==> flow/design.v <==
module alu_design #(parameter W = 16, parameter N = 4) ( 
  clock, reset, CE, INP_valid, MODE, CMD, OPA, OPB, CIN, ERR, RES, OV, COUT, G, L, E);
  input clock;
  input reset;
  input CE;                     
  input [1:0] INP_valid;       
  input MODE;                  
  input [N-1:0] CMD;           
  input [W-1:0] OPA;           
  input [W-1:0] OPB;           
  input CIN;                   
  output reg ERR;              
  output reg [2*W-1:0] RES;    
  output reg OV;               
  output reg COUT;             
  output reg G;                
  output reg L;                
  output reg E;                
parameter SHIFT_W = $clog2(W);
reg [W-1:0] opa_r, opb_r;
reg [N-1:0] cmd_r;
reg [1:0] valid_r;
reg mode_r, cin_r;
reg [2*W - 1:0] res_comb;
reg cout_comb, ov_comb, g_comb, l_comb, e_comb, err_comb;
reg [SHIFT_W-1:0] shift_amount;
always @(posedge clock or posedge reset) begin
  if (reset) begin
    opa_r   <= 0;
    opb_r   <= 0;
    cmd_r   <= 0;
    valid_r <= 0;
    mode_r  <= 0;
    cin_r   <= 0;
  end else if (CE) begin
    opa_r   <= OPA;
    opb_r   <= OPB;
    cmd_r   <= CMD;
    valid_r <= INP_valid;
    mode_r  <= MODE;
    cin_r   <= CIN;
  end
end
always @(*) begin
  res_comb  = 0;
  cout_comb = 0;
  ov_comb   = 0;
  g_comb    = 0;
  l_comb    = 0;
  e_comb    = 0;
  err_comb  = 0;
  shift_amount = 0;
  if (mode_r) begin  
    case (valid_r)
      2'b01: begin  
        case (cmd_r)
          4'b0100: begin
            res_comb  = opa_r + 1;
            cout_comb = res_comb[W];
          end
          4'b0101: begin
            res_comb = opa_r - 1;
            ov_comb  = res_comb[W];
          end
          default: err_comb = 1;
        endcase
      end
      2'b10: begin  
        case (cmd_r)
          4'b0110: begin
            res_comb  = {{W{1'b0}}, opb_r + 1};
            cout_comb = res_comb[W];
          end
          4'b0111: begin
            res_comb = {{W{1'b0}}, opb_r - 1};
            ov_comb  = res_comb[W];
          end
          default: err_comb = 1;
        endcase
      end
      2'b11: begin  
        case (cmd_r)
          4'b0000: begin
            res_comb = opa_r + opb_r;
            cout_comb = res_comb[W];
          end
          4'b0001: begin
            res_comb = opa_r - opb_r;
            ov_comb = (opa_r < opb_r);
          end
          4'b0010: begin
            res_comb = opa_r + opb_r + cin_r;
            cout_comb = res_comb[W];
          end
          4'b0011: begin
            res_comb = opa_r - opb_r - cin_r;
            ov_comb = (opa_r < (opb_r + cin_r));
          end
          4'b1000: begin  
            if (opa_r == opb_r) begin
              e_comb = 1;
              g_comb = 0;
              l_comb = 0;
            end
            else if (opa_r > opb_r) begin
              e_comb = 0;
              g_comb = 1;
              l_comb = 0;
            end
            else begin
              e_comb = 0;
              g_comb = 0;
              l_comb = 1;
            end
          end
          4'b1001:   res_comb = (opa_r + 1) * (opb_r + 1);
          4'b1010: res_comb = (opa_r << 1) * opb_r;
          4'b1011: begin  
                   res_comb = $signed(opa_r) + $signed(opb_r);
                   ov_comb = (($signed(opa_r) > 0 && $signed(opb_r) > 0 && $signed(res_comb[W-1:0]) <= 0) ||
                             ($signed(opa_r) < 0 && $signed(opb_r) < 0 && $signed(res_comb[W-1:0]) >= 0));
                  if ($signed(opa_r) == $signed(opb_r)) begin
                    e_comb = 1;
                    g_comb = 0;
                    l_comb = 0;
                  end
                  else if ($signed(opa_r) > $signed(opb_r)) begin
                    e_comb = 0;
                    g_comb = 1;
                    l_comb = 0;
                  end
                  else begin
                    e_comb = 0;
                    g_comb = 0;
                    l_comb = 1;
                  end
          end
          4'b1100: begin  
                   res_comb = $signed(opa_r) - $signed(opb_r);
                   ov_comb = (($signed(opa_r) >= 0 && $signed(opb_r) < 0 && $signed(res_comb[W-1:0]) < 0) ||
                             ($signed(opa_r) < 0 && $signed(opb_r) >= 0 && $signed(res_comb[W-1:0]) >= 0));
                   if ($signed(opa_r) == $signed(opb_r)) begin
                     e_comb = 1;
                     g_comb = 0;
                     l_comb = 0;
                   end
                   else if ($signed(opa_r) > $signed(opb_r)) begin
                     e_comb = 0;
                     g_comb = 1;
                     l_comb = 0;
                   end
                   else begin
                     e_comb = 0;
                     g_comb = 0;
                     l_comb = 1;
                  end
          end
          default: err_comb = 1;
        endcase
      end
      default: err_comb = 1;
    endcase
  end else begin  
    case (valid_r)
      2'b01: begin  
        case (cmd_r)
          4'b0110:   res_comb = {{W{1'b0}}, ~opa_r};
          4'b1000:  res_comb = {{W{1'b0}}, opa_r >> 1};
          4'b1001:  res_comb = {{W{1'b0}}, opa_r << 1};
          default: err_comb = 1;
        endcase
      end
      2'b10: begin  
        case (cmd_r)
          4'b0111:   res_comb = {{W{1'b0}}, ~opb_r};
          4'b1010:  res_comb = {{W{1'b0}}, opb_r >> 1};
          4'b1011:  res_comb = {{W{1'b0}}, opb_r << 1};
          default: err_comb = 1;
        endcase
      end
      2'b11: begin  
        case (cmd_r)
          4'b0000:   res_comb = {{W{1'b0}}, opa_r & opb_r};
          4'b0001:  res_comb = {{W{1'b0}}, ~(opa_r & opb_r)};
          4'b0010:    res_comb = {{W{1'b0}}, opa_r | opb_r};
          4'b0011:   res_comb = {{W{1'b0}}, ~(opa_r | opb_r)};
          4'b0100:   res_comb = {{W{1'b0}}, opa_r ^ opb_r};
          4'b0101:  res_comb = {{W{1'b0}}, ~(opa_r ^ opb_r)};
          4'b1100: begin  
            if (|opb_r[W-1:SHIFT_W+1])   
              err_comb = 1;
            else begin
              shift_amount = opb_r[SHIFT_W-1:0];
              res_comb = {{W{1'b0}}, (opa_r << shift_amount) | (opa_r >> (W - shift_amount))};
            end
          end
          4'b1101: begin  
            if (|opb_r[W-1:SHIFT_W+1])   
              err_comb = 1;
            else begin
              shift_amount = opb_r[SHIFT_W-1:0];
              res_comb = {{W{1'b0}}, (opa_r >> shift_amount) | (opa_r << (W - shift_amount))};
            end
          end
          default: err_comb = 1;
        endcase
      end
      default: err_comb = 1;
    endcase
  end
end
always @(posedge clock or posedge reset) begin
  if (reset) begin
    RES  <= 0;
    COUT <= 0;
    OV   <= 0;
    G    <= 0;
    L    <= 0;
    E    <= 0;
    ERR  <= 0;
  end else if (CE) begin
    RES  <= res_comb;
    COUT <= cout_comb;
    OV   <= ov_comb;
    G    <= g_comb;
    L    <= l_comb;
    E    <= e_comb;
    ERR  <= err_comb;
  end
end
endmodule
# From RTL to reports: alu_design

What the tools print for alu_design, step after step.
Lines are those of the file above, counted from 1.
Operators: Yosys type, input widths -> output width; for muxes data width and select width s.
Cell names lack the library's common part.
The mark - stands for no value.

Design top: alu_design
Clock: clock
Cell library: sky130hd
Corner: tt_025C_1v80

# Word level

Source: Yosys, flattened and elaborated, memories not mapped. Widths are those after wreduce; folded enables and synchronous resets count as part of the registers. Registers that Yosys merges into a memory's read port (data or address) are not register bits. Print and check cells do not count.

$add $sub $neg: 12
Multipliers: 2
Magnitude comparators: 14
Equal/unequal tests: 18
Shifts and indexed selects: 4
Multiplexer cells: 50
Bitwise operators: 10
Reduce/logical cells: 20

Operator list:

| kind                  | count |
| $mul 17x17->32        | 1 |
| $mul 16x16->31        | 1 |
| $pmux 32 s8           | 1 |
| $pmux 16 s3           | 3 |
| $pmux 16 s8           | 1 |
| $pmux 32 s2           | 2 |
| $pmux 32 s3           | 1 |
| $not 16->16           | 5 |
| $ge 16x1->1 const B   | 4 |
| $lt 16x1->1 const B   | 3 |
| $or 16x16->16         | 3 |
| $add 16x1->17 const B | 2 |
| $sub 16x1->17 const B | 2 |
| $add 16x16->17        | 2 |
| $sub 16x16->17        | 2 |
| $gt 16x1->1 const B   | 2 |
| $gt 16x16->1          | 2 |
| $lt 16x16->1          | 2 |
| $eq 16x16->1          | 2 |
| $shl 16x32->16        | 1 |
| $shr 16x32->16        | 1 |
| $sub 32x1->32         | 1 |
| $mux 32               | 1 |
| $mux 16               | 2 |
| $mux 1                | 29 |
| $eq 4x4->1 const B    | 6 |
| $add 17x1->18         | 1 |
| $add 16x1->16         | 1 |

Other operator kinds: 22; their cells: 46.

Flip-flop bits (word level): 78
Bits of input ports: 43
Output and inout bits: 38

# Depth

Depth = most cells in a row (Yosys ltp): at word level without a register or memory, in the mapped netlist without a sequential cell, where the memories' decode and read muxes count.

Depth in word-level cells: 7
ABC_AREA: 0
Gate-level depth with buffers: 33
Mapped depth without buffers: 29

# Synthesis result

Source: synth_stat.txt of the flow (Yosys; design flattened, memories mapped). It holds for the ABC_AREA given above (unset counts as 0); a run with the other value may have another netlist.

Cells by type:

| type     | count | area in all (um2) |
| fa_1     | 418   | 8.37E+03 |
| ha_1     | 273   | 3.42E+03 |
| inv_1    | 569   | 2.14E+03 |
| dfrtp_1  | 78    | 1.95E+03 |
| nand2_1  | 505   | 1.9E+03 |
| xnor2_1  | 185   | 1.62E+03 |
| nor2_1   | 393   | 1.48E+03 |
| o21ai_0  | 168   | 840.806 |
| a21oi_1  | 146   | 730.701 |
| clkbuf_1 | 165   | 619.344 |
| mux4_2   | 25    | 563.04 |
| o22ai_1  | 66    | 412.896 |
| xor2_1   | 47    | 411.645 |
| mux2i_1  | 37    | 370.355 |
| a221oi_1 | 42    | 367.853 |
| nand3_1  | 58    | 290.278 |
| a211oi_1 | 35    | 262.752 |
| nor3_1   | 51    | 255.245 |

Not listed: further types 64, cells in them 548.

Mapped cells: 3809
Cell area after synthesis: 29873.7 um2
Area of sequential cells: 1951.9 um2
Flip-flops: 78

# Path before layout

Path of least setup slack by OpenSTA after synthesis, without wires, with an ideal clock, recovery checks aside; 20% of the period is set as input and as output delay. Where synthesis merged equal registers, the netlist keeps one of their names.

Kind: register to register
Start point: register opb_r[0]
End point: register RES[28]
Clock period: 8300 ps
Setup time: 133 ps
Data arrival time: 8774 ps
Data required time: 8167 ps
Setup slack: -607 ps
Path delay: 8907 ps
Stages: 34
Buffers on the path: 11
Period reached after synthesis: 8907 ps

"path delay" is the arrival time less input delay plus setup time.
"stages": output pins that drive a net of the path, with the launching flip-flop's if there is one; two outputs of one cell count as two.
"period reached after synthesis" is the clock period less the worst setup slack; recovery checks do not enter. This is arithmetic on one report: input and output delays are still those of the set period (20% each).
The rows between start and end are the longest chain of elaborated cells between them; the timing report does not say that the signal goes this way. Where chains are equally long, one stands for them.
A line is the first line of the expression or statement that the cell stems from. Yosys adds cells for indexed reads and writes and turns some case tables into memories.

Cell sequence: dfrtp_1 clkbuf_1 inv_1 clkbuf_1 buf_1 clkbuf_1 buf_1 ha_1 clkbuf_1 clkbuf_1 clkbuf_1 buf_1 clkbuf_1 clkbuf_1 nand2_1 fa_1 inv_1 fa_1 fa_1 inv_1 fa_1 inv_1 ha_1 a211oi_1 o21ai_0 a41o_1 a221oi_1 nor3_1 a311o_1 a31oi_1 xor2_1 nor2_1 a2111oi_0 o2bb2ai_1
Length of the longest elaborated chain: 5
Elaborated cells between the ends (all ways): 12
Classes of those cells: add/sub: 6; mul: 2; mux: 4

Ends and longest elaborated chain, post-synthesis:

| element         | RTL line | RTL |
| start, declared | 20       | `reg [W-1:0] opa_r, opb_r;` |
| start, assigned | 30       | `opb_r   <= 0;` |
| start, assigned | 37       | `opb_r   <= OPB;` |
| $add 16x1->17   | 116      | `4'b1001:   res_comb = (opa_r + 1) * (opb_r + 1);` |
| $mul 17x17->32  | 116      |  |
| $pmux 32 s8     | 82       | `case (cmd_r)` |
| $pmux 32 s3     | 54       | `case (valid_r)` |
| $mux 32         | 53       | `if (mode_r) begin` |
| end, assigned   | 214      | `RES  <= 0;` |
| end, assigned   | 222      | `RES  <= res_comb;` |
| end, declared   | 13       | `output reg [2*W-1:0] RES;` |

# Path in the finished layout

Path of least setup slack in the final report of run 1 (OpenROAD, finished layout, wires in). Where an end is a register, its clock arrival counts in the times.
The report prints the path's times to 10 ps; the period is as set.

Kind: register to register
Start point: register opa_r[0]
End point: register RES[24]
Clock period: 7800 ps
Setup time: 140 ps
Data arrival time: 8110 ps
Data required time: 8070 ps
Setup slack: -40 ps
Stages: 33
Buffers on the path: 6

The rows between start and end are the longest chain of elaborated cells between them; the timing report does not say that the signal goes this way. Where chains are equally long, one stands for them.

Cell sequence: dfrtp_2 clkbuf_16 nand3_4 nor4_4 buf_6 and4_4 and3_4 xnor2_4 buf_8 nand2_4 fa_1 fa_1 fa_1 inv_1 fa_1 fa_1 inv_1 fa_1 inv_2 ha_4 a211oi_4 o21ai_2 a41o_2 a221oi_4 buf_12 buf_6 buf_6 o21ai_4 a21o_1 a21oi_2 xnor2_2 a221oi_2 o211ai_1
Length of the longest elaborated chain: 5
Elaborated cells between the ends (all ways): 12
Classes of those cells: add/sub: 6; mul: 2; mux: 4

Ends and longest elaborated chain, post-layout:

| element         | RTL line | RTL |
| start, declared | 20       | `reg [W-1:0] opa_r, opb_r;` |
| start, assigned | 29       | `opa_r   <= 0;` |
| start, assigned | 36       | `opa_r   <= OPA;` |
| $add 16x1->17   | 116      | `4'b1001:   res_comb = (opa_r + 1) * (opb_r + 1);` |
| $mul 17x17->32  | 116      |  |
| $pmux 32 s8     | 82       | `case (cmd_r)` |
| $pmux 32 s3     | 54       | `case (valid_r)` |
| $mux 32         | 53       | `if (mode_r) begin` |
| end, assigned   | 214      | `RES  <= 0;` |
| end, assigned   | 222      | `RES  <= res_comb;` |
| end, declared   | 13       | `output reg [2*W-1:0] RES;` |

==> runs of alu_design <==
Module alu_design, platform sky130hd: 4 stored runs of the flow (Yosys, OpenROAD) with differing settings, in no particular order. Input and output delays are each 20% of the period that was set; the output load is 0.01 pF.
"reached clock period" is the run's clock period less its worst setup slack. It is reckoned from that one timing run; input and output delays stay at 20% of the period that was set.
"worst path time" = time allowed to the worst setup path (clock period - input delay - output delay, where it has them) - its slack; a late launch clock adds to it, a late capture clock takes from it.
By "total power of the final layout" is meant OpenSTA's value without simulated activity: inputs other than the clock are taken to toggle once in ten clock periods, and the tool carries that through the logic.
"worst path time" is known to 10 ps.
Among the settings, . means not set for that run.

| item                                                    | run 1                | run 2                | run 3                | run 4                |
| ABC_AREA                                                | 0                    | .                    | .                    | .                    |
| CELL_PAD_IN_SITES_DETAIL_PLACEMENT                      | 1                    | .                    | .                    | .                    |
| CORE_ASPECT_RATIO                                       | 1.25                 | .                    | .                    | 1.37                 |
| CORE_MARGIN                                             | 8                    | 2                    | 2                    | 8                    |
| CORE_UTILIZATION                                        | 17                   | 57                   | 45                   | 40                   |
| CTS_CLUSTER_SIZE                                        | 38                   | .                    | .                    | 80                   |
| GPL_ROUTABILITY_DRIVEN                                  | 1                    | .                    | .                    | .                    |
| GPL_TIMING_DRIVEN                                       | 0                    | .                    | .                    | 0                    |
| MAX_ROUTING_LAYER                                       | met5                 | .                    | .                    | met4                 |
| MIN_ROUTING_LAYER                                       | met1                 | .                    | .                    | .                    |
| PLACE_DENSITY                                           | 0.48                 | 0.6                  | 0.6                  | .                    |
| SETUP_SLACK_MARGIN                                      | 1.86                 | .                    | -0.09                | .                    |
| SLEW_MARGIN                                             | 35                   | 20                   | 20                   | 20                   |
| TNS_END_PERCENT                                         | 35                   | .                    | .                    | 90                   |
| period_ns                                               | 7.8                  | 8.08                 | 8.08                 | 8.3                  |
| CAP_MARGIN                                              | 20                   | 20                   | 20                   | 20                   |
| CELL_PAD_IN_SITES_GLOBAL_PLACEMENT                      | .                    | .                    | .                    | 2                    |
| total power of the final layout (W)                     | 0.019806             | 0.014627             | 0.015396             | 0.015594             |
| total die area (um2)                                    | 189481.0             | 54256.4              | 68463.3              | 83792.8              |
| reached clock period (ps)                               | 7835                 | 7968                 | 7844                 | 8244                 |
| utilization                                             | 0.223                | 0.639                | 0.507                | 0.461                |
| worst path time (ps)                                    | 7840                 | 7970                 | 7840                 | 8240                 |
| worst setup path type                                   | register to register | register to register | register to register | register to register |
| area of the standard cells in the finished layout (um2) | 39043.7              | 32981.6              | 33330.7              | 34129.0              |
| post-synthesis cell area (um2)                          | 29873.7              | 29873.7              | 29873.7              | 29873.7              |
| worst hold slack in the final report (ps)               | 505                  | 517                  | 499                  | 495                  |
| setup slack of the worst path (ps)                      | -35                  | 112                  | 236                  | 56                   |
| final setup TNS (ps)                                    | -45                  | 0                    | 0                    | 0                    |
